==> flow/design.v <==
module rom
(
     clk_i
    ,rst_i
    ,pc_i
    ,w_rom_data_i
    ,w_rom_addr_i
    ,en_w_rom_i
    ,inst_o
);
    input clk_i;
    input rst_i;
    input [15:0] pc_i;
    input [31:0] w_rom_data_i;
    input [15:0] w_rom_addr_i;
    input en_w_rom_i; 
    output reg [31:0] inst_o;
reg [31:0] ROM[31:0];
integer row;
always @(posedge clk_i) begin
    if (rst_i == 1'b1) begin
        inst_o <= 32'b00010001010000000000000000000000;
        for(row = 0; row <= 31; row = row + 1)
            ROM[row] <= 32'b00010001010000000000000000000000;
    end
    else if (en_w_rom_i == 1'b1) begin
        inst_o <= 32'b00010001000000000000000000000000;
        ROM[w_rom_addr_i[4:0]] <= w_rom_data_i;
    end
    else begin
        inst_o <= ROM[pc_i[4:0]];
    end
end
endmodule
module ram
(
     clk_i
    ,rst_i
    ,en_w_ram_i
    ,w_ram_data_i
    ,w_ram_addr_i
    ,r_ram_addr_i
    ,r_ram_data_o
);
    input clk_i;
    input rst_i;
    input en_w_ram_i;
    input [7:0] w_ram_data_i;
    input [15:0] w_ram_addr_i;
    input [15:0] r_ram_addr_i;
    output reg [7:0] r_ram_data_o;
reg [7:0] RAM[31:0];
integer row;
always @(posedge clk_i) begin
    if (rst_i == 1'b1) begin
        r_ram_data_o <= 0;
        for(row = 0; row <= 31; row = row + 1)
            RAM[row] <= 0;
    end
    else if (en_w_ram_i == 1'b1) begin
        r_ram_data_o <= 0;
        RAM[w_ram_addr_i[4:0]] <= w_ram_data_i;
    end
    else begin
        r_ram_data_o <= RAM[r_ram_addr_i[4:0]];
    end
end
endmodule
module register
(
     clk_i
    ,rst_i
    ,en_w_reg_i
    ,w_reg_data_1_i
    ,w_reg_data_2_i
    ,w_reg_addr_1_i
    ,w_reg_addr_2_i
    ,r_reg_addr_1_i
    ,r_reg_addr_2_i
    ,r_reg_addr_3_i
    ,r_reg_addr_4_i
    ,r_reg_data_1_o
    ,r_reg_data_2_o
    ,r_reg_data_3_o
    ,r_reg_data_4_o
    ,reg_watcher_o
);
    input clk_i;
    input rst_i;
    input en_w_reg_i;
    input [7:0] w_reg_data_1_i;
    input [7:0] w_reg_data_2_i;
    input [4:0] w_reg_addr_1_i;
    input [4:0] w_reg_addr_2_i;
    input [4:0] r_reg_addr_1_i;
    input [4:0] r_reg_addr_2_i;
    input [4:0] r_reg_addr_3_i;
    input [4:0] r_reg_addr_4_i;
    output reg [7:0] r_reg_data_1_o;
    output reg [7:0] r_reg_data_2_o;
    output reg [7:0] r_reg_data_3_o;
    output reg [7:0] r_reg_data_4_o;
    output wire [7:0] reg_watcher_o;
reg [7:0] REG[31:0];  
integer row;
always @(posedge clk_i) begin
    if (rst_i == 1'b1) begin
        r_reg_data_1_o <= 0;
        r_reg_data_2_o <= 0;
        r_reg_data_3_o <= 0;
        r_reg_data_4_o <= 0;
        for(row = 0; row <= 31; row = row + 1)
            REG[row] <= 0;
    end
    else if (en_w_reg_i == 1'b1) begin
        r_reg_data_1_o <= 0;
        r_reg_data_2_o <= 0;
        r_reg_data_3_o <= 0;
        r_reg_data_4_o <= 0;
        REG[w_reg_addr_1_i] <= w_reg_data_1_i;
        REG[w_reg_addr_2_i] <= w_reg_data_2_i;
    end
    else begin
        r_reg_data_1_o <= REG[r_reg_addr_1_i];
        r_reg_data_2_o <= REG[r_reg_addr_2_i];
        r_reg_data_3_o <= REG[r_reg_addr_3_i];
        r_reg_data_4_o <= REG[r_reg_addr_4_i];
    end
end
assign reg_watcher_o = REG[5'd22];
endmodule
module inst_mode
(
     clk_i
    ,rst_i
    ,mode_sel_i
    ,imm_inst_i
    ,rom_inst_i
    ,inst_o
);
    input clk_i;
    input rst_i;
    input mode_sel_i;
    input [31:0] imm_inst_i;
    input [31:0] rom_inst_i;
    output [31:0] inst_o;
reg [1:0] bubble_counter;
always @(posedge clk_i) begin
    if (rst_i == 1'b1) begin
        bubble_counter <= 0;
    end
    else if(mode_sel_i == 1'b1) begin
        if (bubble_counter == 3) begin
            bubble_counter <= 0;
        end
        else begin
            bubble_counter <= bubble_counter + 1;
        end
    end
    else begin
        bubble_counter <= 0;
    end
end
assign inst_o = (bubble_counter == 0)?((mode_sel_i)?rom_inst_i:imm_inst_i):32'b00010001000000000000000000000000;
endmodule
module decode
(
     inst_i
    ,alu_o
    ,pc_o
    ,reg_o
    ,imm_o
    ,mem_o
    ,reg_addr_1_o
    ,reg_addr_2_o
    ,reg_addr_3_o
    ,reg_addr_4_o
    ,ram_addr_o
    ,imm_data_1_o
    ,imm_data_2_o
    ,npu_ram_addr_o
    ,npu_w_reg_addr_o
);
    input [31:0] inst_i;
    output [7:0] alu_o;
    output [1:0] pc_o;
    output [1:0] reg_o;
    output imm_o;
    output mem_o;
    output [4:0] reg_addr_1_o;
    output [4:0] reg_addr_2_o;
    output [4:0] reg_addr_3_o;
    output [4:0] reg_addr_4_o;
    output [15:0] ram_addr_o;
    output [7:0] imm_data_1_o;
    output [7:0] imm_data_2_o;
    output [7:0] npu_ram_addr_o;
    output [4:0] npu_w_reg_addr_o;
function [4:0] reg_addr_1;
    input [31:0] inst_i;
    case(inst_i[19])
        1'b1: begin
            case(inst_i[31:24])
                8'b00000001: reg_addr_1 = inst_i[9:5];
                8'b00000010: reg_addr_1 = inst_i[9:5];
                8'b00000101: reg_addr_1 = inst_i[9:5];
                8'b00000110: reg_addr_1 = inst_i[9:5];
                8'b00000111: reg_addr_1 = inst_i[9:5];
                8'b00001000: reg_addr_1 = inst_i[9:5];
                8'b00001001: reg_addr_1 = inst_i[9:5];
                8'b00001010: reg_addr_1 = inst_i[9:5];
                default: reg_addr_1 = 8'b00000000;
            endcase
        end
        1'b0: begin
            case(inst_i[31:24])
                8'b00000001: reg_addr_1 = inst_i[17:13];
                8'b00000010: reg_addr_1 = inst_i[17:13];
                8'b00000011: reg_addr_1 = inst_i[17:13];
                8'b00000100: reg_addr_1 = inst_i[17:13];
                8'b00000101: reg_addr_1 = inst_i[17:13];
                8'b00000110: reg_addr_1 = inst_i[17:13];
                8'b00000111: reg_addr_1 = inst_i[17:13];
                8'b00001000: reg_addr_1 = inst_i[17:13];
                8'b00001001: reg_addr_1 = inst_i[17:13];
                8'b00001010: reg_addr_1 = inst_i[17:13];            
                8'b00001011: reg_addr_1 = inst_i[17:13];
                8'b00001101: reg_addr_1 = inst_i[17:13];
                8'b00001110: reg_addr_1 = inst_i[17:13];
                8'b00001111: reg_addr_1 = inst_i[17:13];
                8'b00010000: reg_addr_1 = inst_i[17:13];
                8'b00010001: reg_addr_1 = 8'b00000000;
                8'b00010010:  reg_addr_1 = 5'd27;
                default: reg_addr_1 = 8'b00000000;
            endcase
        end
        default: reg_addr_1 = 8'b00000000;
    endcase
endfunction
function [4:0] reg_addr_2;
    input [31:0] inst_i;
    case(inst_i[19])
        1'b1: begin
            case(inst_i[31:24])
                8'b00000001: reg_addr_2 = inst_i[4:0];
                8'b00000010: reg_addr_2 = inst_i[4:0];
                8'b00000101: reg_addr_2 = inst_i[4:0];
                8'b00000110: reg_addr_2 = inst_i[4:0];
                8'b00001000: reg_addr_2 = inst_i[4:0];
                8'b00001001: reg_addr_2 = inst_i[4:0];
                default: reg_addr_2 = 8'b00000000;
            endcase
        end
        1'b0: begin
            case(inst_i[31:24])
                8'b00000001: reg_addr_2 = inst_i[12:8];
                8'b00000010: reg_addr_2 = inst_i[12:8];
                8'b00000011: reg_addr_2 = inst_i[12:8];
                8'b00000100: reg_addr_2 = inst_i[12:8];
                8'b00000101: reg_addr_2 = inst_i[12:8];
                8'b00000110: reg_addr_2 = inst_i[12:8];
                8'b00000111: reg_addr_2 = inst_i[12:8];
                8'b00001000: reg_addr_2 = inst_i[12:8];
                8'b00001001: reg_addr_2 = inst_i[12:8];
                8'b00001010: reg_addr_2 = inst_i[12:8];            
                8'b00001011: reg_addr_2 = inst_i[12:8];
                8'b00001101: reg_addr_2 = inst_i[12:8];
                8'b00001110: reg_addr_2 = inst_i[12:8];
                8'b00001111: reg_addr_2 = inst_i[12:8];
                8'b00010000: reg_addr_2 = inst_i[12:8];
                8'b00010001: reg_addr_2 = 8'b00000000;
                default: reg_addr_2 = 8'b00000000;
            endcase
        end
        default: reg_addr_2 = 8'b00000000;
    endcase
endfunction
function [4:0] reg_addr_3;
    input [31:0] inst_i;
    case(inst_i[19])
        1'b1: begin
            case(inst_i[31:24])
                default: reg_addr_3 = 8'b00000000;
            endcase
        end
        1'b0: begin
            case(inst_i[31:24])
                8'b00000001: reg_addr_3 = inst_i[7:3];
                8'b00000010: reg_addr_3 = inst_i[7:3];
                8'b00000011: reg_addr_3 = inst_i[7:3];
                8'b00000100: reg_addr_3 = 5'd24;
                8'b00000101: reg_addr_3 = inst_i[7:3];
                8'b00000110: reg_addr_3 = inst_i[7:3];
                8'b00001000: reg_addr_3 = inst_i[7:3];
                8'b00001001: reg_addr_3 = inst_i[7:3];           
                8'b00001011: reg_addr_3 = inst_i[7:3];
                8'b00001110: reg_addr_3 = 5'd30;
                8'b00001111: reg_addr_3 = 5'd30;
                8'b00010000: reg_addr_3 = inst_i[7:3];
                8'b00010001: reg_addr_3 = 8'b00000000;
                default: reg_addr_3 = 8'b00000000;
            endcase
        end
        default: reg_addr_3 = 8'b00000000;
    endcase
endfunction
function [4:0] reg_addr_4;
    input [31:0] inst_i;
    case(inst_i[19])
        1'b1: begin
            case(inst_i[31:24])
                default: reg_addr_4 = 8'b00000000;
            endcase
        end
        1'b0: begin
            case(inst_i[31:24])
                8'b00000100: reg_addr_4 = 5'd23;
                8'b00001110: reg_addr_4 = 5'd29;
                8'b00001111: reg_addr_4 = 5'd29;
                8'b00010001: reg_addr_4 = 8'b00000000;
                default: reg_addr_4 = 8'b00000000;
            endcase
        end
        default: reg_addr_4 = 8'b00000000;
    endcase
endfunction
function [7:0] imm_data_1;
    input [31:0]inst_i;
    case(inst_i[19])
        1'b1: begin
            case(inst_i[31:24])
                8'b00000001: imm_data_1 = inst_i[17:10];
                8'b00000010: imm_data_1 = inst_i[17:10];
                8'b00000101: imm_data_1 = inst_i[17:10];
                8'b00000110: imm_data_1 = inst_i[17:10];
                8'b00000111: imm_data_1 = inst_i[17:10];
                8'b00001000: imm_data_1 = inst_i[17:10];
                8'b00001001: imm_data_1 = inst_i[17:10];
                8'b00001010: imm_data_1 = inst_i[17:10];
                8'b00001100: imm_data_1 = inst_i[17:10];
                default: imm_data_1 = 8'b00000000;
            endcase
        end
        1'b0: begin
            case(inst_i[31:24])
                default: imm_data_1 = 8'b00000000;
            endcase
        end
        default: imm_data_1 = 8'b00000000;
    endcase
endfunction
function [7:0] imm_data_2;
    input [31:0]inst_i;
    case(inst_i[19])
        1'b1: begin
            case(inst_i[31:24])
                8'b00001100: imm_data_2 = inst_i[9:2];
                default: imm_data_2 = 8'b00000000;
            endcase
        end
        1'b0: begin
            case(inst_i[31:24])
                default: imm_data_2 = 8'b00000000;
            endcase
        end
        default: imm_data_2 = 8'b00000000;
    endcase
endfunction
assign alu_o = inst_i[31:24];
assign pc_o = inst_i[23:22];
assign reg_o = inst_i[21:20];
assign imm_o = inst_i[19];
assign mem_o = inst_i[18];
assign reg_addr_1_o = reg_addr_1(inst_i);
assign reg_addr_2_o = reg_addr_2(inst_i);
assign reg_addr_3_o = reg_addr_3(inst_i);
assign reg_addr_4_o = reg_addr_4(inst_i);
assign ram_addr_o = (alu_o == 8'b00001100)?inst_i[17:2]:8'b00000000;
assign imm_data_1_o = imm_data_1(inst_i);
assign imm_data_2_o = imm_data_2(inst_i);
assign npu_ram_addr_o = inst_i[17:10];
assign npu_w_reg_addr_o = inst_i[9:5];
endmodule
module inst_buffer
(
     clk_i
    ,rst_i
    ,alu_i
    ,pc_i
    ,reg_i
    ,imm_i
    ,mem_i
    ,reg_addr_1_i
    ,reg_addr_2_i
    ,reg_addr_3_i
    ,reg_addr_4_i
    ,ram_addr_i
    ,imm_data_1_i
    ,imm_data_2_i
    ,npu_ram_addr_i
    ,npu_w_reg_addr_i
    ,alu_o
    ,pc_o
    ,reg_o
    ,imm_o
    ,mem_o
    ,reg_addr_1_o
    ,reg_addr_2_o
    ,reg_addr_3_o
    ,reg_addr_4_o
    ,ram_addr_o
    ,imm_data_1_o
    ,imm_data_2_o
    ,npu_ram_addr_o
    ,npu_w_reg_addr_o
);
    input clk_i;
    input rst_i;
    input [7:0] alu_i;
    input [1:0] pc_i;
    input [1:0] reg_i;
    input imm_i;
    input mem_i;
    input [4:0] reg_addr_1_i;
    input [4:0] reg_addr_2_i;
    input [4:0] reg_addr_3_i;
    input [4:0] reg_addr_4_i;
    input [15:0] ram_addr_i;
    input [7:0] imm_data_1_i;
    input [7:0] imm_data_2_i;
    input [7:0] npu_ram_addr_i;
    input [4:0] npu_w_reg_addr_i;
    output reg [7:0] alu_o;
    output reg [1:0] pc_o;
    output reg [1:0] reg_o;
    output reg imm_o;
    output reg mem_o;
    output reg [4:0] reg_addr_1_o;
    output reg [4:0] reg_addr_2_o;
    output reg [4:0] reg_addr_3_o;
    output reg [4:0] reg_addr_4_o;
    output reg [15:0] ram_addr_o;
    output reg [7:0] imm_data_1_o;
    output reg [7:0] imm_data_2_o;
    output reg [7:0] npu_ram_addr_o;
    output reg [4:0] npu_w_reg_addr_o;
always @(posedge clk_i) begin
    if (rst_i == 1'b1) begin
        alu_o <= 0;
        pc_o <= 0;
        reg_o <= 0;
        imm_o <= 0;
        mem_o <= 0;
        reg_addr_1_o <= 0;
        reg_addr_2_o <= 0;
        reg_addr_3_o <= 0;
        reg_addr_4_o <= 0;
        ram_addr_o <= 0;
        npu_ram_addr_o <= 0;
        npu_w_reg_addr_o <= 0;
    end
    else begin
        alu_o <= alu_i;
        pc_o <= pc_i;
        reg_o <= reg_i;
        imm_o <= imm_i;
        mem_o <= mem_i;
        reg_addr_1_o <= reg_addr_1_i;
        reg_addr_2_o <= reg_addr_2_i;
        reg_addr_3_o <= reg_addr_3_i;
        reg_addr_4_o <= reg_addr_4_i;
        ram_addr_o <= ram_addr_i;
        imm_data_1_o <= imm_data_1_i;
        imm_data_2_o <= imm_data_2_i;
        npu_ram_addr_o <= npu_ram_addr_i;
        npu_w_reg_addr_o <= npu_w_reg_addr_i;
    end
end
endmodule
module alu
(
     clk_i
    ,rst_i
    ,mode_sel_i
    ,alu_i
    ,pc_i
    ,reg_i
    ,imm_i
    ,mem_i
    ,reg_addr_1_i
    ,reg_addr_2_i
    ,reg_addr_3_i
    ,reg_addr_4_i
    ,ram_addr_i
    ,imm_data_1_i
    ,imm_data_2_i
    ,r_ram_data_i
    ,r_reg_data_1_i
    ,r_reg_data_2_i
    ,r_reg_data_3_i
    ,r_reg_data_4_i
    ,r_pc_data_i
    ,en_w_reg_o
    ,en_w_ram_o
    ,w_ram_data_o
    ,w_ram_addr_o
    ,w_reg_data_1_o
    ,w_reg_data_2_o
    ,w_reg_addr_1_o
    ,w_reg_addr_2_o
    ,w_pc_data_o
);
    input clk_i;
    input rst_i;
    input mode_sel_i;
    input [7:0] alu_i;
    input [1:0] pc_i;
    input [1:0] reg_i;
    input imm_i;
    input mem_i;
    input [4:0] reg_addr_1_i;
    input [4:0] reg_addr_2_i;
    input [4:0] reg_addr_3_i;
    input [4:0] reg_addr_4_i;
    input [15:0] ram_addr_i;
    input [7:0] imm_data_1_i;
    input [7:0] imm_data_2_i;
    input [7:0] r_ram_data_i;
    input [7:0] r_reg_data_1_i;
    input [7:0] r_reg_data_2_i;
    input [7:0] r_reg_data_3_i;
    input [7:0] r_reg_data_4_i;
    input [15:0] r_pc_data_i;
    output reg en_w_reg_o;
    output reg en_w_ram_o;
    output reg [7:0] w_ram_data_o;
    output reg [15:0] w_ram_addr_o;
    output reg [7:0] w_reg_data_1_o;
    output reg [7:0] w_reg_data_2_o;
    output reg [4:0] w_reg_addr_1_o;
    output reg [4:0] w_reg_addr_2_o;
    output reg [15:0] w_pc_data_o;
wire [15:0] mul_imm_rslt;
wire [15:0] mul_reg_rslt;
wire [15:0] div_rslt;
assign mul_imm_rslt = r_reg_data_1_i * imm_data_1_i;
assign mul_reg_rslt = r_reg_data_1_i * r_reg_data_2_i;
assign div_rslt = ({r_reg_data_1_i, r_reg_data_2_i} == 16'd0) ? 16'hFFFF :
                  {r_reg_data_3_i, r_reg_data_4_i}/{r_reg_data_1_i, r_reg_data_2_i};
always @(posedge clk_i) begin
    if (rst_i == 1'b1) begin
        en_w_reg_o <= 0;
        en_w_ram_o <= 0;
        w_ram_data_o <= 0;
        w_ram_addr_o <= 0;
        w_reg_data_1_o <= 0;
        w_reg_data_2_o <= 0;
        w_reg_addr_1_o <= 0;
        w_reg_addr_2_o <= 0;
        w_pc_data_o <= 0;
    end
    else begin
        case(alu_i)
            8'b00000001: begin
                if (imm_i == 1'b1) begin
                    if (imm_data_1_i[7] == 1 && r_reg_data_1_i[7] == 1) begin
                        w_reg_addr_1_o <= reg_addr_2_i;
                        w_reg_addr_2_o <= 5'd26;
                        w_reg_data_1_o <= imm_data_1_i + r_reg_data_1_i;
                        w_reg_data_2_o <= 8'b11111111;
                    end
                    else begin
                        w_reg_addr_1_o <= reg_addr_2_i;
                        w_reg_addr_2_o <= 5'd26;
                        w_reg_data_1_o <= imm_data_1_i + r_reg_data_1_i;
                        w_reg_data_2_o <= 8'b00000000;
                    end
                end
                else begin
                    if (r_reg_data_2_i[7] == 1 && r_reg_data_1_i[7] == 1) begin
                        w_reg_addr_1_o <= reg_addr_3_i;
                        w_reg_addr_2_o <= 5'd26;
                        w_reg_data_1_o <= r_reg_data_2_i + r_reg_data_1_i;
                        w_reg_data_2_o <= 8'b11111111;
                    end
                    else begin
                        w_reg_addr_1_o <= reg_addr_3_i;
                        w_reg_addr_2_o <= 5'd26;
                        w_reg_data_1_o <= r_reg_data_2_i + r_reg_data_1_i;
                        w_reg_data_2_o <= 8'b00000000;
                    end
                end
                en_w_reg_o <= 1;
                en_w_ram_o <= 0;
                w_ram_data_o <= 0;
                w_ram_addr_o <= 0;
                if (mode_sel_i == 1'b0) begin
                    w_pc_data_o <= r_pc_data_i;
                end
                else begin
                    if (r_pc_data_i >= 31) begin
                        w_pc_data_o <= 0;
                    end
                    else begin
                        w_pc_data_o <= r_pc_data_i + 1;
                    end
                end
            end
            8'b00000010: begin
                if (imm_i == 1'b1) begin
                    w_reg_addr_1_o <= reg_addr_2_i;
                    w_reg_addr_2_o <= 5'd25;
                    w_reg_data_1_o <= r_reg_data_1_i - imm_data_1_i;
                    if (imm_data_1_i <= r_reg_data_1_i) begin
                        w_reg_data_2_o <= 8'b00000000;
                    end
                    else begin
                        w_reg_data_2_o <= 8'b11111111;
                    end
                end
                else begin
                    w_reg_addr_1_o <= reg_addr_3_i;
                    w_reg_addr_2_o <= 5'd25;
                    w_reg_data_1_o <= r_reg_data_1_i - r_reg_data_2_i;
                    if (r_reg_data_2_i <= r_reg_data_1_i) begin
                        w_reg_data_2_o <= 8'b00000000;
                    end
                    else begin
                        w_reg_data_2_o <= 8'b11111111;
                    end
                end
                en_w_reg_o <= 1;
                en_w_ram_o <= 0;
                w_ram_data_o <= 0;
                w_ram_addr_o <= 0;
                if (mode_sel_i == 1'b0) begin
                    w_pc_data_o <= r_pc_data_i;
                end
                else begin
                    if (r_pc_data_i >= 31) begin
                        w_pc_data_o <= 0;
                    end
                    else begin
                        w_pc_data_o <= r_pc_data_i + 1;
                    end
                end
            end
            8'b00000011: begin
                if (imm_i == 1'b1) begin
                    w_reg_addr_1_o <= 5'd24;
                    w_reg_addr_2_o <= 5'd23;
                    w_reg_data_1_o <= mul_imm_rslt[15:8];
                    w_reg_data_2_o <= mul_imm_rslt[7:0];
                end
                else begin
                    w_reg_addr_1_o <= 5'd24;
                    w_reg_addr_2_o <= 5'd23;
                    w_reg_data_1_o <= mul_reg_rslt[15:8];
                    w_reg_data_2_o <= mul_reg_rslt[7:0];
                end
                en_w_reg_o <= 1;
                en_w_ram_o <= 0;
                w_ram_data_o <= 0;
                w_ram_addr_o <= 0;
                if (mode_sel_i == 1'b0) begin
                    w_pc_data_o <= r_pc_data_i;
                end
                else begin
                    if (r_pc_data_i >= 31) begin
                        w_pc_data_o <= 0;
                    end
                    else begin
                        w_pc_data_o <= r_pc_data_i + 1;
                    end
                end
            end
            8'b00000100: begin
                if (imm_i == 1'b1) begin
                    en_w_reg_o <= 0;
                    en_w_ram_o <= 0;
                    w_ram_data_o <= 0;
                    w_ram_addr_o <= 0;
                    w_reg_data_1_o <= 0;
                    w_reg_data_2_o <= 0;
                    w_reg_addr_1_o <= 0;
                    w_reg_addr_2_o <= 0;
                end
                else begin
                    w_reg_addr_1_o <= 5'd24;
                    w_reg_addr_2_o <= 5'd23;
                    w_reg_data_1_o <= div_rslt[15:8];
                    w_reg_data_2_o <= div_rslt[7:0];
                end
                en_w_reg_o <= 1;
                en_w_ram_o <= 0;
                w_ram_data_o <= 0;
                w_ram_addr_o <= 0;
                if (mode_sel_i == 1'b0) begin
                    w_pc_data_o <= r_pc_data_i;
                end
                else begin
                    if (r_pc_data_i >= 31) begin
                        w_pc_data_o <= 0;
                    end
                    else begin
                        w_pc_data_o <= r_pc_data_i + 1;
                    end
                end
            end
            8'b00000101: begin
                if (imm_i == 1'b1) begin
                    w_reg_addr_1_o <= reg_addr_2_i;
                    w_reg_data_1_o <= imm_data_1_i & r_reg_data_1_i;
                end
                else begin
                    w_reg_addr_1_o <= reg_addr_3_i;
                    w_reg_data_1_o <= r_reg_data_2_i & r_reg_data_1_i;
                end
                w_reg_addr_2_o <= 5'd0;
                w_reg_data_2_o <= 8'b00000000;
                en_w_reg_o <= 1;
                en_w_ram_o <= 0;
                w_ram_data_o <= 0;
                w_ram_addr_o <= 0;
                if (mode_sel_i == 1'b0) begin
                    w_pc_data_o <= r_pc_data_i;
                end
                else begin
                    if (r_pc_data_i >= 31) begin
                        w_pc_data_o <= 0;
                    end
                    else begin
                        w_pc_data_o <= r_pc_data_i + 1;
                    end
                end
            end
            8'b00000110: begin
                if (imm_i == 1'b1) begin
                    w_reg_addr_1_o <= reg_addr_2_i;
                    w_reg_data_1_o <= imm_data_1_i | r_reg_data_1_i;
                end
                else begin
                    w_reg_addr_1_o <= reg_addr_3_i;
                    w_reg_data_1_o <= r_reg_data_2_i | r_reg_data_1_i;
                end
                w_reg_addr_2_o <= 5'd0;
                w_reg_data_2_o <= 8'b00000000;
                en_w_reg_o <= 1;
                en_w_ram_o <= 0;
                w_ram_data_o <= 0;
                w_ram_addr_o <= 0;
                if (mode_sel_i == 1'b0) begin
                    w_pc_data_o <= r_pc_data_i;
                end
                else begin
                    if (r_pc_data_i >= 31) begin
                        w_pc_data_o <= 0;
                    end
                    else begin
                        w_pc_data_o <= r_pc_data_i + 1;
                    end
                end
            end
            8'b00000111: begin
                if (imm_i == 1'b1) begin
                    w_reg_addr_1_o <= reg_addr_1_i;
                    w_reg_data_1_o <= ~ imm_data_1_i;
                end
                else begin
                    w_reg_addr_1_o <= reg_addr_2_i;
                    w_reg_data_1_o <= ~ r_reg_data_1_i;
                end
                w_reg_addr_2_o <= 5'd0;
                w_reg_data_2_o <= 8'b00000000;
                en_w_reg_o <= 1;
                en_w_ram_o <= 0;
                w_ram_data_o <= 0;
                w_ram_addr_o <= 0;
                if (mode_sel_i == 1'b0) begin
                    w_pc_data_o <= r_pc_data_i;
                end
                else begin
                    if (r_pc_data_i >= 31) begin
                        w_pc_data_o <= 0;
                    end
                    else begin
                        w_pc_data_o <= r_pc_data_i + 1;
                    end
                end
            end
            8'b00001000: begin
                if (imm_i == 1'b1) begin
                    w_reg_addr_1_o <= reg_addr_2_i;
                    w_reg_data_1_o <= r_reg_data_1_i >> imm_data_1_i;
                end
                else begin
                    w_reg_addr_1_o <= reg_addr_3_i;
                    w_reg_data_1_o <= r_reg_data_1_i >> r_reg_data_2_i;
                end
                w_reg_addr_2_o <= 5'd0;
                w_reg_data_2_o <= 8'b00000000;
                en_w_reg_o <= 1;
                en_w_ram_o <= 0;
                w_ram_data_o <= 0;
                w_ram_addr_o <= 0;
                if (mode_sel_i == 1'b0) begin
                    w_pc_data_o <= r_pc_data_i;
                end
                else begin
                    if (r_pc_data_i >= 31) begin
                        w_pc_data_o <= 0;
                    end
                    else begin
                        w_pc_data_o <= r_pc_data_i + 1;
                    end
                end
            end
            8'b00001001: begin
                if (imm_i == 1'b1) begin
                    w_reg_addr_1_o <= reg_addr_2_i;
                    w_reg_data_1_o <= r_reg_data_1_i << imm_data_1_i;
                end
                else begin
                    w_reg_addr_1_o <= reg_addr_3_i;
                    w_reg_data_1_o <= r_reg_data_1_i << r_reg_data_2_i;
                end
                w_reg_addr_2_o <= 5'd0;
                w_reg_data_2_o <= 8'b00000000;
                en_w_reg_o <= 1;
                en_w_ram_o <= 0;
                w_ram_data_o <= 0;
                w_ram_addr_o <= 0;
                if (mode_sel_i == 1'b0) begin
                    w_pc_data_o <= r_pc_data_i;
                end
                else begin
                    if (r_pc_data_i >= 31) begin
                        w_pc_data_o <= 0;
                    end
                    else begin
                        w_pc_data_o <= r_pc_data_i + 1;
                    end
                end
            end
            8'b00001010: begin
                if (imm_i == 1'b1) begin
                    w_reg_addr_1_o <= reg_addr_1_i;
                    w_reg_data_1_o <= imm_data_1_i;
                end
                else begin
                    w_reg_addr_1_o <= reg_addr_2_i;
                    w_reg_data_1_o <= r_reg_data_1_i;
                end
                w_reg_addr_2_o <= 5'd0;
                w_reg_data_2_o <= 8'b00000000;
                en_w_reg_o <= 1;
                en_w_ram_o <= 0;
                w_ram_data_o <= 0;
                w_ram_addr_o <= 0;
                if (mode_sel_i == 1'b0) begin
                    w_pc_data_o <= r_pc_data_i;
                end
                else begin
                    if (r_pc_data_i >= 31) begin
                        w_pc_data_o <= 0;
                    end
                    else begin
                        w_pc_data_o <= r_pc_data_i + 1;
                    end
                end
            end
            8'b00001011: begin
                if (imm_i == 1'b1) begin
                    en_w_reg_o <= 0;
                    en_w_ram_o <= 0;
                    w_ram_data_o <= 0;
                    w_ram_addr_o <= 0;
                    w_reg_data_1_o <= 0;
                    w_reg_data_2_o <= 0;
                    w_reg_addr_1_o <= 0;
                    w_reg_addr_2_o <= 0;
                end
                else begin
                    w_reg_addr_1_o <= 5'd0;
                    w_reg_data_1_o <= 8'b00000000;
                    w_reg_addr_2_o <= 5'd0;
                    w_reg_data_2_o <= 8'b00000000;
                    en_w_reg_o <= 0;
                    en_w_ram_o <= 1;
                    w_ram_data_o <= r_reg_data_1_i;
                    w_ram_addr_o <= {r_reg_data_2_i,r_reg_data_3_i};
                end
                if (mode_sel_i == 1'b0) begin
                    w_pc_data_o <= r_pc_data_i;
                end
                else begin
                    if (r_pc_data_i >= 31) begin
                        w_pc_data_o <= 0;
                    end
                    else begin
                        w_pc_data_o <= r_pc_data_i + 1;
                    end
                end
            end
            8'b00001100: begin
                if (imm_i == 1'b1) begin
                    en_w_reg_o <= 1;
                    en_w_ram_o <= 0;
                    w_ram_data_o <= 0;
                    w_ram_addr_o <= 0;
                    w_reg_data_1_o <= r_ram_data_i;
                    w_reg_data_2_o <= 5'd0;
                    w_reg_addr_1_o <= 5'd28;
                    w_reg_addr_2_o <= 8'b00000000;
                end
                else begin
                    en_w_reg_o <= 0;
                    en_w_ram_o <= 0;
                    w_ram_data_o <= 0;
                    w_ram_addr_o <= 0;
                    w_reg_data_1_o <= 0;
                    w_reg_data_2_o <= 0;
                    w_reg_addr_1_o <= 0;
                    w_reg_addr_2_o <= 0;
                end
                if (mode_sel_i == 1'b0) begin
                    w_pc_data_o <= r_pc_data_i;
                end
                else begin
                    if (r_pc_data_i >= 31) begin
                        w_pc_data_o <= 0;
                    end
                    else begin
                        w_pc_data_o <= r_pc_data_i + 1;
                    end
                end
            end
            8'b00001101: begin
                if (imm_i == 1'b1) begin
                    en_w_reg_o <= 0;
                    en_w_ram_o <= 0;
                    w_ram_data_o <= 0;
                    w_ram_addr_o <= 0;
                    w_reg_data_1_o <= 0;
                    w_reg_data_2_o <= 0;
                    w_reg_addr_1_o <= 0;
                    w_reg_addr_2_o <= 0;
                    w_pc_data_o <= r_pc_data_i + 1;
                end
                else begin
                    w_pc_data_o <= {r_reg_data_1_i,r_reg_data_2_i};
                end
            end
            8'b00001110: begin
                if (imm_i == 1'b1) begin
                    en_w_reg_o <= 0;
                    en_w_ram_o <= 0;
                    w_ram_data_o <= 0;
                    w_ram_addr_o <= 0;
                    w_reg_data_1_o <= 0;
                    w_reg_data_2_o <= 0;
                    w_reg_addr_1_o <= 0;
                    w_reg_addr_2_o <= 0;
                    w_pc_data_o <= r_pc_data_i + 1;
                end
                else begin
                    if (r_reg_data_1_i == r_reg_data_2_i) begin
                        w_pc_data_o <= {r_reg_data_3_i,r_reg_data_4_i};
                    end
                    else begin
                        w_pc_data_o <= r_pc_data_i + 1;
                    end
                end
            end
            8'b00001111: begin
                if (imm_i == 1'b1) begin
                    en_w_reg_o <= 0;
                    en_w_ram_o <= 0;
                    w_ram_data_o <= 0;
                    w_ram_addr_o <= 0;
                    w_reg_data_1_o <= 0;
                    w_reg_data_2_o <= 0;
                    w_reg_addr_1_o <= 0;
                    w_reg_addr_2_o <= 0;
                    w_pc_data_o <= r_pc_data_i + 1;
                end
                else begin
                    if (r_reg_data_1_i != r_reg_data_2_i) begin
                        w_pc_data_o <= {r_reg_data_3_i,r_reg_data_4_i};
                    end
                    else begin
                        w_pc_data_o <= r_pc_data_i + 1;
                    end
                end
            end
            8'b00010000: begin
                if (imm_i == 1'b1) begin
                    en_w_reg_o <= 0;
                    w_reg_data_1_o <= 0;
                    w_reg_data_2_o <= 0;
                    w_reg_addr_1_o <= 0;
                    w_reg_addr_2_o <= 0;
                end
                else begin
                    en_w_reg_o <= 1;
                    w_reg_data_1_o <= (r_reg_data_1_i > r_reg_data_2_i)?r_reg_data_1_i:r_reg_data_2_i;
                    w_reg_data_2_o <= (r_reg_data_1_i > r_reg_data_2_i)?8'b11111111:8'b00000000;
                    w_reg_addr_1_o <= r_reg_data_3_i;
                    w_reg_addr_2_o <= 5'd31;
                end
                en_w_ram_o <= 0;
                w_ram_data_o <= 0;
                w_ram_addr_o <= 0;
                if (mode_sel_i == 1'b0) begin
                    w_pc_data_o <= r_pc_data_i;
                end
                else begin
                    if (r_pc_data_i >= 31) begin
                        w_pc_data_o <= 0;
                    end
                    else begin
                        w_pc_data_o <= r_pc_data_i + 1;
                    end
                end
            end
            8'b00010001: begin
                en_w_ram_o <= 0;
                en_w_reg_o <= 0;
                w_ram_data_o <= 0;
                w_ram_addr_o <= 0;
                w_reg_data_1_o <= 0;
                w_reg_data_2_o <= 0;
                w_reg_addr_1_o <= 0;
                w_reg_addr_2_o <= 0;
                if (pc_i == 2'b00 || pc_i == 2'b11 || mode_sel_i == 1'b0) begin
                    w_pc_data_o <= r_pc_data_i;
                end
                else begin
                    if (r_pc_data_i >= 31) begin
                        w_pc_data_o <= 0;
                    end
                    else begin
                        w_pc_data_o <= r_pc_data_i + 1;
                    end
                end
            end
            8'b00010010: begin  
                if (imm_i == 1'b1) begin
                    en_w_reg_o <= 0;
                    en_w_ram_o <= 0;
                    w_ram_data_o <= 0;
                    w_ram_addr_o <= 0;
                    w_reg_data_1_o <= 0;
                    w_reg_data_2_o <= 0;
                    w_reg_addr_1_o <= 0;
                    w_reg_addr_2_o <= 0;
                    if (mode_sel_i == 1'b0) begin
                        w_pc_data_o <= r_pc_data_i;
                    end
                    else begin
                        if (r_pc_data_i >= 31) begin
                            w_pc_data_o <= 0;
                        end
                        else begin
                            w_pc_data_o <= r_pc_data_i + 1;
                        end
                    end
                end
                else begin
                    en_w_reg_o <= 0;
                    en_w_ram_o <= 0;
                    w_ram_data_o <= 0;
                    w_ram_addr_o <= 0;
                    w_reg_data_1_o <= 0;
                    w_reg_data_2_o <= 0;
                    w_reg_addr_1_o <= 0;
                    w_reg_addr_2_o <= 0;
                    if (mode_sel_i == 1'b0) begin
                        w_pc_data_o <= r_pc_data_i;
                    end
                    else begin
                        if (r_pc_data_i >= 31) begin
                            w_pc_data_o <= 0;
                        end
                        else begin
                            w_pc_data_o <= r_pc_data_i + 1;
                        end
                    end
                end
            end
            default: begin
                en_w_ram_o <= 0;
                en_w_reg_o <= 0;
                w_ram_data_o <= 0;
                w_ram_addr_o <= 0;
                w_reg_data_1_o <= 0;
                w_reg_data_2_o <= 0;
                w_reg_addr_1_o <= 0;
                w_reg_addr_2_o <= 0;
                if (mode_sel_i == 1'b0) begin
                    w_pc_data_o <= r_pc_data_i;
                end
                else begin
                    if (r_pc_data_i >= 31) begin
                        w_pc_data_o <= 0;
                    end
                    else begin
                        w_pc_data_o <= r_pc_data_i + 1;
                    end
                end
            end
        endcase
    end
end
endmodule
module isc_cpu_top
(
     clk_i
    ,rst_i
    ,rst_rom_i
    ,mode_sel_i
    ,en_w_rom_i
    ,w_rom_addr_i
    ,w_rom_data_i
    ,instruction_i
    ,reg_watcher_o
    ,pc_o
    ,wb_en_o
    ,wb_addr_1_o
    ,wb_data_1_o
    ,wb_addr_2_o
    ,wb_data_2_o
);
    input clk_i;
    input rst_i;
    input rst_rom_i;
    input mode_sel_i;
    input en_w_rom_i;
    input [15:0] w_rom_addr_i;
    input [31:0] w_rom_data_i;
    input [31:0] instruction_i;
    output [7:0] reg_watcher_o;
    output [15:0] pc_o;
    output wb_en_o;
    output [4:0] wb_addr_1_o;
    output [7:0] wb_data_1_o;
    output [4:0] wb_addr_2_o;
    output [7:0] wb_data_2_o;
wire [15:0] pc_s30;
wire [1:0] pc_sgin_s12;
wire [1:0] pc_sgin_s23;
wire [31:0] rom_inst_s12;
wire [31:0] inst_s12;
wire [7:0] alu_s12;
wire [1:0] reg_s12;
wire imm_s12;
wire mem_s12;
wire [4:0] r_reg_addr_1_s12;
wire [4:0] r_reg_addr_2_s12;
wire [4:0] r_reg_addr_3_s12;
wire [4:0] r_reg_addr_4_s12;
wire [15:0] r_ram_addr_s12;
wire [7:0] imm_data_1_s12;
wire [7:0] imm_data_2_s12;
wire [7:0] npu_ram_addr_s12;
wire [4:0] npu_w_reg_addr_s12;
wire [7:0] alu_s23;
wire [1:0] reg_s23;
wire imm_s23;
wire mem_s23;
wire [4:0] r_reg_addr_1_s23;
wire [4:0] r_reg_addr_2_s23;
wire [4:0] r_reg_addr_3_s23;
wire [4:0] r_reg_addr_4_s23;
wire [15:0] r_ram_addr_s23;
wire [7:0] imm_data_1_s23;
wire [7:0] imm_data_2_s23;
wire [7:0] npu_ram_addr_s23;
wire [4:0] npu_w_reg_addr_s23;
wire [7:0] r_reg_data_1;
wire [7:0] r_reg_data_2;
wire [7:0] r_reg_data_3;
wire [7:0] r_reg_data_4;
wire [7:0] r_ram_data;
wire en_w_reg;
wire en_w_ram;
wire [7:0] w_ram_data;
wire [15:0] w_ram_addr;
wire [7:0] w_reg_data_1;
wire [7:0] w_reg_data_2;
wire [4:0] w_reg_addr_1;
wire [4:0] w_reg_addr_2;
rom rom(
     .clk_i(clk_i)
    ,.rst_i(rst_rom_i)
    ,.pc_i(pc_s30)
    ,.w_rom_data_i(w_rom_data_i)
    ,.w_rom_addr_i(w_rom_addr_i)
    ,.en_w_rom_i(en_w_rom_i)
    ,.inst_o(rom_inst_s12)
);
inst_mode inst_mode(
     .clk_i(clk_i)
    ,.rst_i(rst_i)
    ,.mode_sel_i(mode_sel_i)
    ,.imm_inst_i(instruction_i)
    ,.rom_inst_i(rom_inst_s12)
    ,.inst_o(inst_s12)
);
decode decode(
     .inst_i(inst_s12)
    ,.alu_o(alu_s12)
    ,.pc_o(pc_sgin_s12)
    ,.reg_o(reg_s12)
    ,.imm_o(imm_s12)
    ,.mem_o(mem_s12)
    ,.reg_addr_1_o(r_reg_addr_1_s12)
    ,.reg_addr_2_o(r_reg_addr_2_s12)
    ,.reg_addr_3_o(r_reg_addr_3_s12)
    ,.reg_addr_4_o(r_reg_addr_4_s12)
    ,.ram_addr_o(r_ram_addr_s12)
    ,.imm_data_1_o(imm_data_1_s12)
    ,.imm_data_2_o(imm_data_2_s12)
    ,.npu_ram_addr_o(npu_ram_addr_s12)
    ,.npu_w_reg_addr_o(npu_w_reg_addr_s12)
);
ram ram(
     .clk_i(clk_i)
    ,.rst_i(rst_i)
    ,.en_w_ram_i(en_w_ram)
    ,.w_ram_data_i(w_ram_data)
    ,.w_ram_addr_i(w_ram_addr)
    ,.r_ram_addr_i(r_ram_addr_s12)
    ,.r_ram_data_o(r_ram_data)
);
register register(
     .clk_i(clk_i)
    ,.rst_i(rst_i)
    ,.en_w_reg_i(en_w_reg)
    ,.w_reg_data_1_i(w_reg_data_1)
    ,.w_reg_data_2_i(w_reg_data_2)
    ,.w_reg_addr_1_i(w_reg_addr_1)
    ,.w_reg_addr_2_i(w_reg_addr_2)
    ,.r_reg_addr_1_i(r_reg_addr_1_s12)
    ,.r_reg_addr_2_i(r_reg_addr_2_s12)
    ,.r_reg_addr_3_i(r_reg_addr_3_s12)
    ,.r_reg_addr_4_i(r_reg_addr_4_s12)
    ,.r_reg_data_1_o(r_reg_data_1)
    ,.r_reg_data_2_o(r_reg_data_2)
    ,.r_reg_data_3_o(r_reg_data_3)
    ,.r_reg_data_4_o(r_reg_data_4)
    ,.reg_watcher_o(reg_watcher_o)
);
inst_buffer inst_buffer(
     .clk_i(clk_i)
    ,.rst_i(rst_i)
    ,.alu_i(alu_s12)
    ,.pc_i(pc_sgin_s12)
    ,.reg_i(reg_s12)
    ,.imm_i(imm_s12)
    ,.mem_i(mem_s12)
    ,.reg_addr_1_i(r_reg_addr_1_s12)
    ,.reg_addr_2_i(r_reg_addr_2_s12)
    ,.reg_addr_3_i(r_reg_addr_3_s12)
    ,.reg_addr_4_i(r_reg_addr_4_s12)
    ,.ram_addr_i(r_ram_addr_s12)
    ,.imm_data_1_i(imm_data_1_s12)
    ,.imm_data_2_i(imm_data_2_s12)
    ,.npu_ram_addr_i(npu_ram_addr_s12)
    ,.npu_w_reg_addr_i(npu_w_reg_addr_s12)
    ,.alu_o(alu_s23)
    ,.pc_o(pc_sgin_s23)
    ,.reg_o(reg_s23)
    ,.imm_o(imm_s23)
    ,.mem_o(mem_s23)
    ,.reg_addr_1_o(r_reg_addr_1_s23)
    ,.reg_addr_2_o(r_reg_addr_2_s23)
    ,.reg_addr_3_o(r_reg_addr_3_s23)
    ,.reg_addr_4_o(r_reg_addr_4_s23)
    ,.ram_addr_o(r_ram_addr_s23)
    ,.imm_data_1_o(imm_data_1_s23)
    ,.imm_data_2_o(imm_data_2_s23)
    ,.npu_ram_addr_o(npu_ram_addr_s23)
    ,.npu_w_reg_addr_o(npu_w_reg_addr_s23)
);
alu alu(
     .clk_i(clk_i)
    ,.rst_i(rst_i)
    ,.mode_sel_i(mode_sel_i)
    ,.alu_i(alu_s23)
    ,.pc_i(pc_sgin_s23)
    ,.reg_i(reg_s23)
    ,.imm_i(imm_s23)
    ,.mem_i(mem_s23)
    ,.reg_addr_1_i(r_reg_addr_1_s23)
    ,.reg_addr_2_i(r_reg_addr_2_s23)
    ,.reg_addr_3_i(r_reg_addr_3_s23)
    ,.reg_addr_4_i(r_reg_addr_4_s23)
    ,.ram_addr_i(r_ram_addr_s23)
    ,.imm_data_1_i(imm_data_1_s23)
    ,.imm_data_2_i(imm_data_2_s23)
    ,.r_ram_data_i(r_ram_data)
    ,.r_reg_data_1_i(r_reg_data_1)
    ,.r_reg_data_2_i(r_reg_data_2)
    ,.r_reg_data_3_i(r_reg_data_3)
    ,.r_reg_data_4_i(r_reg_data_4)
    ,.r_pc_data_i(pc_s30)
    ,.en_w_reg_o(en_w_reg)
    ,.en_w_ram_o(en_w_ram)
    ,.w_ram_data_o(w_ram_data)
    ,.w_ram_addr_o(w_ram_addr)
    ,.w_reg_data_1_o(w_reg_data_1)
    ,.w_reg_data_2_o(w_reg_data_2)
    ,.w_reg_addr_1_o(w_reg_addr_1)
    ,.w_reg_addr_2_o(w_reg_addr_2)
    ,.w_pc_data_o(pc_s30)
);
assign pc_o = pc_s30;
assign wb_en_o = en_w_reg;
assign wb_addr_1_o = w_reg_addr_1;
assign wb_data_1_o = w_reg_data_1;
assign wb_addr_2_o = w_reg_addr_2;
assign wb_data_2_o = w_reg_data_2;
endmodule
# Reports on isc_cpu_top
# Module isc_cpu_top before and after one edit of its RTL, step after step.
# Lines under "before" count in the file above, lines under "after" in the edited file.
# "change": "after" minus "before" as printed here.
# Library cell names are shortened.
# A cell with n/a has no value.
dict set report inputs {
  top {isc_cpu_top}
  clock_port {clk_i}
  library {sky130hd}
  lib_corner {tt_025C_1v80}
}

# Diff
# The edit as a unified diff against the file above.
# The edit is scripted: it alters the design's behaviour and was not made to optimise anything.
# begin of diff
@@ -1225,4 +1225,5 @@
     ,.npu_w_reg_addr_o(npu_w_reg_addr_s12)
 );
+wire [7:0] r_ram_data_0, r_ram_data_1;
 ram ram(
      .clk_i(clk_i)
@@ -1232,6 +1233,9 @@
     ,.w_ram_addr_i(w_ram_addr)
     ,.r_ram_addr_i(r_ram_addr_s12)
-    ,.r_ram_data_o(r_ram_data)
-);
+    ,.r_ram_data_o(r_ram_data_0)
+);
+ram ram_2 (.clk_i(clk_i), .rst_i(rst_i), .en_w_ram_i(en_w_ram), .w_ram_data_i(w_ram_data),
+    .w_ram_addr_i(~w_ram_addr), .r_ram_addr_i(r_ram_addr_s12), .r_ram_data_o(r_ram_data_1));
+assign r_ram_data = r_ram_data_0 ^ r_ram_data_1;
 register register(
      .clk_i(clk_i)
# end of diff

# Word level
# Counts by Yosys on the flattened word-level netlist (proc, flatten, opt, wreduce; memories kept). Print and check cells are left out.
# Yosys's memory passes give these memory sizes; they may raise the number of words (mostly to a power of two), join words into wider ones and drop unused or constant bits.
# item before after change
set bits {}
lappend bits {reg_bits 125 125 0}
lappend bits {latch_bits 0 0 0}
lappend bits {ram_bits 1536 1792 256}
lappend bits {rom_bits 0 0 0}
lappend bits {memories 3 4 1}
lappend bits {in_bits 85 85 0}
lappend bits {word_cells 210 215 5}
# item before after change
set op_classes {}
lappend op_classes {addsub 6 6 0}
lappend op_classes {n_mul 2 2 0}
lappend op_classes {div_mod_pow 1 1 0}
lappend op_classes {compare 4 4 0}
lappend op_classes {n_eq 40 40 0}
lappend op_classes {shift 4 4 0}
lappend op_classes {muxes 98 100 2}
lappend op_classes {n_logic 9 11 2}
lappend op_classes {reduce_and_logical 24 24 0}
# op before after change
set ops {}
lappend ops {{5-bit 2-to-1 mux} 24 26 2}
lappend ops {{5-bit NOT} 0 1 1}
lappend ops {{8-bit XOR} 0 1 1}
# Unchanged operator kinds not shown: 53.

# Longest topological paths
# Yosys ltp: most cells in a row. Word level: on the elaborated netlist, between registers, memories and ports. Mapped: between sequential cells and ports; inverters and the memories' decode and read muxes count.
# item before after change
set logic_depth {}
lappend logic_depth {depth_word 7 7 0}
lappend logic_depth {abc_area 0 0 n/a}
lappend logic_depth {depth_mapped 138 132 -6}
lappend logic_depth {depth_no_buf 128 123 -5}

# Netlist
# Yosys stat after the flow's synthesis: flattened, memories mapped to cells. It holds for the ABC_AREA given above (unset counts as 0); a run with the other value may have another netlist.
# item before after change
set synth_totals {}
lappend synth_totals {cell_count 7887 8650 763}
lappend synth_totals {area_um2 92170.9 94652.0 2481.1}
lappend synth_totals {seqArea_um2 46664.8 46824.9 160.1}
lappend synth_totals {ffs 1607 1615 8}
# type before after change
set types {}
lappend types {nand2_1 576 1006 430}
lappend types {mux2i_1 429 149 -280}
lappend types {a21oi_1 171 304 133}
lappend types {nand3_1 220 327 107}
lappend types {nor2_1 396 477 81}
lappend types {nor3_1 99 176 77}
lappend types {o211ai_1 52 120 68}
lappend types {a211oi_1 104 42 -62}
lappend types {clkbuf_1 545 598 53}
lappend types {a31oi_1 75 126 51}
lappend types {or3_1 165 209 44}
lappend types {o22ai_1 88 48 -40}
lappend types {buf_1 51 72 21}
lappend types {a22oi_1 23 44 21}
lappend types {o221ai_1 73 53 -20}
lappend types {a311oi_1 5 24 19}
lappend types {and3_1 46 29 -17}
lappend types {or2_2 68 54 -14}
# Unchanged cell types not shown: 10.
# The list need not be complete.
# The figures by module come from a second, unflattened synthesis with its own total; it is not the netlist above.
# item before after change
set hier_totals {}
lappend hier_totals {cells_unflattened 7750 8517 767}
lappend hier_totals {hier_area_um2 101036.9 112934.6 11897.7}
# Each row is one instance without its submodules.
# mod n_inst n_cells area_um2
set by_module_before {}
lappend by_module_before {rom 1 2880 47122.7}
lappend by_module_before {register 1 1387 20424.6}
lappend by_module_before {alu 1 2327 17280.3}
lappend by_module_before {ram 1 789 12259.3}
lappend by_module_before {inst_buffer 1 150 2344.7}
lappend by_module_before {decode 1 138 907.1}
lappend by_module_before {inst_mode 1 79 698.2}
lappend by_module_before {isc_cpu_top 1 0 0.0}
# mod n_inst n_cells area_um2
set by_module_after {}
lappend by_module_after {rom 1 2880 47122.7}
lappend by_module_after {ram 2 789 12259.3}
lappend by_module_after {register 1 1387 20424.6}
lappend by_module_after {alu 1 2281 16788.6}
lappend by_module_after {inst_buffer 1 150 2344.7}
lappend by_module_after {decode 1 138 907.1}
lappend by_module_after {inst_mode 1 79 698.2}
lappend by_module_after {isc_cpu_top 1 24 130.1}

# Worst setup path after synthesis
# OpenSTA on the mapped netlist: ideal clock, no wires. The path of least setup slack (recovery checks aside). Input and output delay are each 20% of the period. Register names are those of the netlist, which keeps one name where synthesis merged equal registers.
# item before after change
set synth_timing {}
lappend synth_timing {path_type {flip-flop to flip-flop} {flip-flop to flip-flop} n/a}
lappend synth_timing {startpoint {reg register.r_reg_data_2_o[0]} {reg register.r_reg_data_2_o[0]} n/a}
lappend synth_timing {endpoint {reg alu.w_reg_data_2_o[0]} {reg alu.w_reg_data_2_o[0]} n/a}
lappend synth_timing {tclk_ns 40.0 40.0 0.0}
lappend synth_timing {t_first_pin_ns 0.000 0.000 0.000}
lappend synth_timing {t_arrival_ns 27.127 26.268 -0.859}
lappend synth_timing {path_slack_ns 12.716 13.588 0.872}
lappend synth_timing {delay_ns 27.284 26.412 -0.872}
lappend synth_timing {path_stages 125 122 -3}
lappend synth_timing {synth_period_reached_ns 27.284 26.412 -0.872}
# "delay_ns" = arrival - input delay + setup time.
# "path_stages" counts driving pins, that of a launching flip-flop among them; a cell with two outputs on the path counts twice.
# "synth_period_reached_ns" is the clock period less the worst setup slack; recovery checks do not enter. This is arithmetic on one report: input and output delays are still those of the set period (20% each).
# Between the ends stands the longest chain of elaborated cells between them, by number of cells; it is not shown to be the way that was timed. Of several equally long chains one is given.
# Each line given opens the expression or statement behind the cell; cells for indexed reads and writes are added by Yosys, which also makes memories of some case tables.
# At most two assigning lines are given for a register; there are more.
dict set report synth_via_before {
  path_cell_list {dfxtp_1 > clkinv_1 > ha_1 > nor4b_1 > o21bai_1 > o21ai_0 > ha_1 > o21a_1 > o21a_1 > nand2_1 > mux2_2 > ha_1 > or4b_2 > a21oi_1 > o21ai_0 > a21boi_0 > ha_1 > o21ai_0 > (+89 left out) > nand3_1 > nand4_1 > a31oi_1 > and2_1 > o21ai_1 > nand2_1 > o21a_1 > ha_1 > a21o_1 > a21o_1 > a21o_1 > a21oi_1 > nor2b_1 > o21ai_0 > nand2_1 > nor3_1 > a21o_1 > a31oi_1}
  elab_chain_len 4
  cells_between 13
}
# item line_no
set synth_rtl_before {}
lappend synth_rtl_before {{start: declaration} 100} ;# output reg [7:0] r_reg_data_2_o;
lappend synth_rtl_before {{16-bit by 16-bit divider with 16-bit output} 549} ;# {r_reg_data_3_i, r_reg_data_4_i}/{r_reg_data_1_i, r_reg_data_2_i};
lappend synth_rtl_before {{16-bit 2-to-1 mux} 548} ;# assign div_rslt = ({r_reg_data_1_i, r_reg_data_2_i} == 16'd0) ? 16'hFFFF :
lappend synth_rtl_before {{8-bit 2-to-1 mux} 678} ;# if (imm_i == 1'b1) begin
lappend synth_rtl_before {{8-bit parallel mux with 6-bit select} 563} ;# case(alu_i)
lappend synth_rtl_before {{end: assignment} 653} ;# w_reg_data_2_o <= mul_imm_rslt[7:0];
lappend synth_rtl_before {{end: assignment} 659} ;# w_reg_data_2_o <= mul_reg_rslt[7:0];
lappend synth_rtl_before {{end: declaration} 539} ;# output reg [7:0] w_reg_data_2_o;
dict set report synth_via_after {
  path_cell_list {dfxtp_1 > clkinv_1 > ha_1 > a31oi_1 > a21oi_1 > ha_1 > o21a_1 > nor2_1 > a21oi_1 > a2bb2oi_1 > inv_1 > ha_1 > o211ai_1 > and2_1 > or4_1 > nand2_1 > ha_1 > a21oi_1 > (+86 left out) > ha_1 > a21oi_1 > nand2_1 > a41oi_1 > o21ai_0 > a41oi_1 > nand2_1 > a32oi_1 > clkinv_1 > mux2_2 > ha_1 > a21o_1 > a21oi_1 > nor2b_1 > o31a_1 > o311a_1 > o31ai_1 > a31oi_1}
  elab_chain_len 4
  cells_between 13
}
# item line_no
set synth_rtl_after {}
lappend synth_rtl_after {{start: declaration} 100} ;# output reg [7:0] r_reg_data_2_o;
lappend synth_rtl_after {{16-bit by 16-bit divider with 16-bit output} 549} ;# {r_reg_data_3_i, r_reg_data_4_i}/{r_reg_data_1_i, r_reg_data_2_i};
lappend synth_rtl_after {{16-bit 2-to-1 mux} 548} ;# assign div_rslt = ({r_reg_data_1_i, r_reg_data_2_i} == 16'd0) ? 16'hFFFF :
lappend synth_rtl_after {{8-bit 2-to-1 mux} 678} ;# if (imm_i == 1'b1) begin
lappend synth_rtl_after {{8-bit parallel mux with 6-bit select} 563} ;# case(alu_i)
lappend synth_rtl_after {{end: assignment} 653} ;# w_reg_data_2_o <= mul_imm_rslt[7:0];
lappend synth_rtl_after {{end: assignment} 659} ;# w_reg_data_2_o <= mul_reg_rslt[7:0];
lappend synth_rtl_after {{end: declaration} 539} ;# output reg [7:0] w_reg_data_2_o;

# Worst path after layout
# From the final timing report of each run of pair A: the path of least setup slack in the routed layout; clock arrival at registers is part of the times.
# item before after change
set layout_timing {}
lappend layout_timing {path_type {flip-flop to flip-flop} {flip-flop to flip-flop} n/a}
lappend layout_timing {startpoint {reg register.r_reg_data_1_o[5]} {reg register.r_reg_data_1_o[2]} n/a}
lappend layout_timing {endpoint {reg alu.w_reg_data_2_o[0]} {reg alu.w_reg_data_2_o[0]} n/a}
lappend layout_timing {tclk_ns 40.0 40.0 0.0}
lappend layout_timing {t_first_pin_ns 0.84 0.81 -0.03}
lappend layout_timing {t_arrival_ns 34.07 32.89 -1.18}
lappend layout_timing {path_slack_ns 6.63 7.79 1.16}
lappend layout_timing {path_stages 112 115 3}
# Between the ends stands the longest chain of elaborated cells between them, by number of cells; it is not shown to be the way that was timed. Of several equally long chains one is given.
# At most two assigning lines are given for a register; there are more.
dict set report layout_via_before {
  path_cell_list {dfxtp_1 > buf_4 > nor4_1 > nand3_1 > o21ai_0 > o21ai_0 > ha_1 > o21a_1 > o21a_1 > nand2_1 > mux2_2 > ha_1 > or4b_2 > a21oi_1 > o21ai_0 > a21boi_0 > ha_1 > o21ai_0 > (+76 left out) > nand3_1 > nand4_1 > a31oi_1 > and2_1 > o21ai_1 > nand2_1 > o21a_1 > ha_1 > a21o_1 > a21o_1 > a21o_1 > a21oi_1 > nor2b_1 > o21ai_0 > nand2_1 > nor3_1 > a21o_1 > a31oi_1}
  elab_chain_len 4
  cells_between 13
}
# item line_no
set layout_rtl_before {}
lappend layout_rtl_before {{start: declaration} 99} ;# output reg [7:0] r_reg_data_1_o;
lappend layout_rtl_before {{16-bit by 16-bit divider with 16-bit output} 549} ;# {r_reg_data_3_i, r_reg_data_4_i}/{r_reg_data_1_i, r_reg_data_2_i};
lappend layout_rtl_before {{16-bit 2-to-1 mux} 548} ;# assign div_rslt = ({r_reg_data_1_i, r_reg_data_2_i} == 16'd0) ? 16'hFFFF :
lappend layout_rtl_before {{8-bit 2-to-1 mux} 678} ;# if (imm_i == 1'b1) begin
lappend layout_rtl_before {{8-bit parallel mux with 6-bit select} 563} ;# case(alu_i)
lappend layout_rtl_before {{end: assignment} 653} ;# w_reg_data_2_o <= mul_imm_rslt[7:0];
lappend layout_rtl_before {{end: assignment} 659} ;# w_reg_data_2_o <= mul_reg_rslt[7:0];
lappend layout_rtl_before {{end: declaration} 539} ;# output reg [7:0] w_reg_data_2_o;
dict set report layout_via_after {
  path_cell_list {dfxtp_1 > buf_4 > nor2_1 > nand4_1 > nor2_1 > a21oi_1 > ha_1 > o21a_1 > nor2_1 > nor2_1 > a2bb2oi_1 > inv_1 > ha_1 > o211ai_1 > and2_1 > or4_1 > nand2_1 > ha_1 > (+79 left out) > a21o_1 > a21o_1 > a41oi_1 > o21ai_0 > a41oi_1 > nand2_1 > a32oi_1 > buf_4 > clkinv_1 > mux2_2 > ha_1 > o21ai_0 > a21oi_1 > o211ai_1 > a211oi_1 > o311a_1 > o31ai_1 > a31oi_1}
  elab_chain_len 4
  cells_between 13
}
# item line_no
set layout_rtl_after {}
lappend layout_rtl_after {{start: declaration} 99} ;# output reg [7:0] r_reg_data_1_o;
lappend layout_rtl_after {{16-bit by 16-bit divider with 16-bit output} 549} ;# {r_reg_data_3_i, r_reg_data_4_i}/{r_reg_data_1_i, r_reg_data_2_i};
lappend layout_rtl_after {{16-bit 2-to-1 mux} 548} ;# assign div_rslt = ({r_reg_data_1_i, r_reg_data_2_i} == 16'd0) ? 16'hFFFF :
lappend layout_rtl_after {{8-bit 2-to-1 mux} 678} ;# if (imm_i == 1'b1) begin
lappend layout_rtl_after {{8-bit parallel mux with 6-bit select} 563} ;# case(alu_i)
lappend layout_rtl_after {{end: assignment} 653} ;# w_reg_data_2_o <= mul_imm_rslt[7:0];
lappend layout_rtl_after {{end: assignment} 659} ;# w_reg_data_2_o <= mul_reg_rslt[7:0];
lappend layout_rtl_after {{end: declaration} 539} ;# output reg [7:0] w_reg_data_2_o;

# Layout results
# Both versions went through the flow (Yosys, OpenROAD) with the same settings in each pair. Constraints: input delay and output delay 20% of the set period each, output load 0.01 pF.
dict set report settings_pair_A {
  CORE_UTILIZATION 40
  PLACE_DENSITY 0.6
  period_ns 40.0
  CAP_MARGIN 20
  CORE_MARGIN 2
  SLEW_MARGIN 20
}
# item before after change
set measured_pair_A {}
lappend measured_pair_A {synth_chip_area_um2 92170.9 94652.0 2481.1}
lappend measured_pair_A {total_die_area_um2 234285.0 240536.0 6251.0}
lappend measured_pair_A {layout_stdcell_area_um2 101954.0 104911.0 2957.0}
lappend measured_pair_A {util_pct 44.4 44.6 0.2}
lappend measured_pair_A {fin_ws_ns 6.631 7.793 1.162}
lappend measured_pair_A {tns_ns 0.000 0.000 0.000}
lappend measured_pair_A {timing.hold.ws_ns 0.470 0.459 -0.011}
lappend measured_pair_A {achievedPeriod_ns 33.369 32.207 -1.162}
dict set report settings_pair_B {
  ABC_AREA 0
  CAP_MARGIN 0
  CELL_PAD_IN_SITES_GLOBAL_PLACEMENT 0
  CORE_UTILIZATION 65
  MIN_ROUTING_LAYER {met1}
  PLACE_DENSITY_LB_ADDON 0.04
  SETUP_SLACK_MARGIN -1.87
  period_ns 37.4
  CORE_MARGIN 2
  SLEW_MARGIN 20
}
# item before after change
set measured_pair_B {}
lappend measured_pair_B {synth_chip_area_um2 92170.9 94652.0 2481.1}
lappend measured_pair_B {total_die_area_um2 144830.0 148687.0 3857.0}
lappend measured_pair_B {layout_stdcell_area_um2 99857.0 102545.0 2688.0}
lappend measured_pair_B {util_pct 70.8 70.7 -0.1}
lappend measured_pair_B {fin_ws_ns 4.201 4.971 0.770}
lappend measured_pair_B {tns_ns 0.000 0.000 0.000}
lappend measured_pair_B {timing.hold.ws_ns 0.462 0.461 -0.001}
lappend measured_pair_B {achievedPeriod_ns 33.199 32.429 -0.770}
# "achievedPeriod_ns" is the run's clock period less its worst setup slack. It is reckoned from that one timing run; input and output delays stay at 20% of the period that was set.
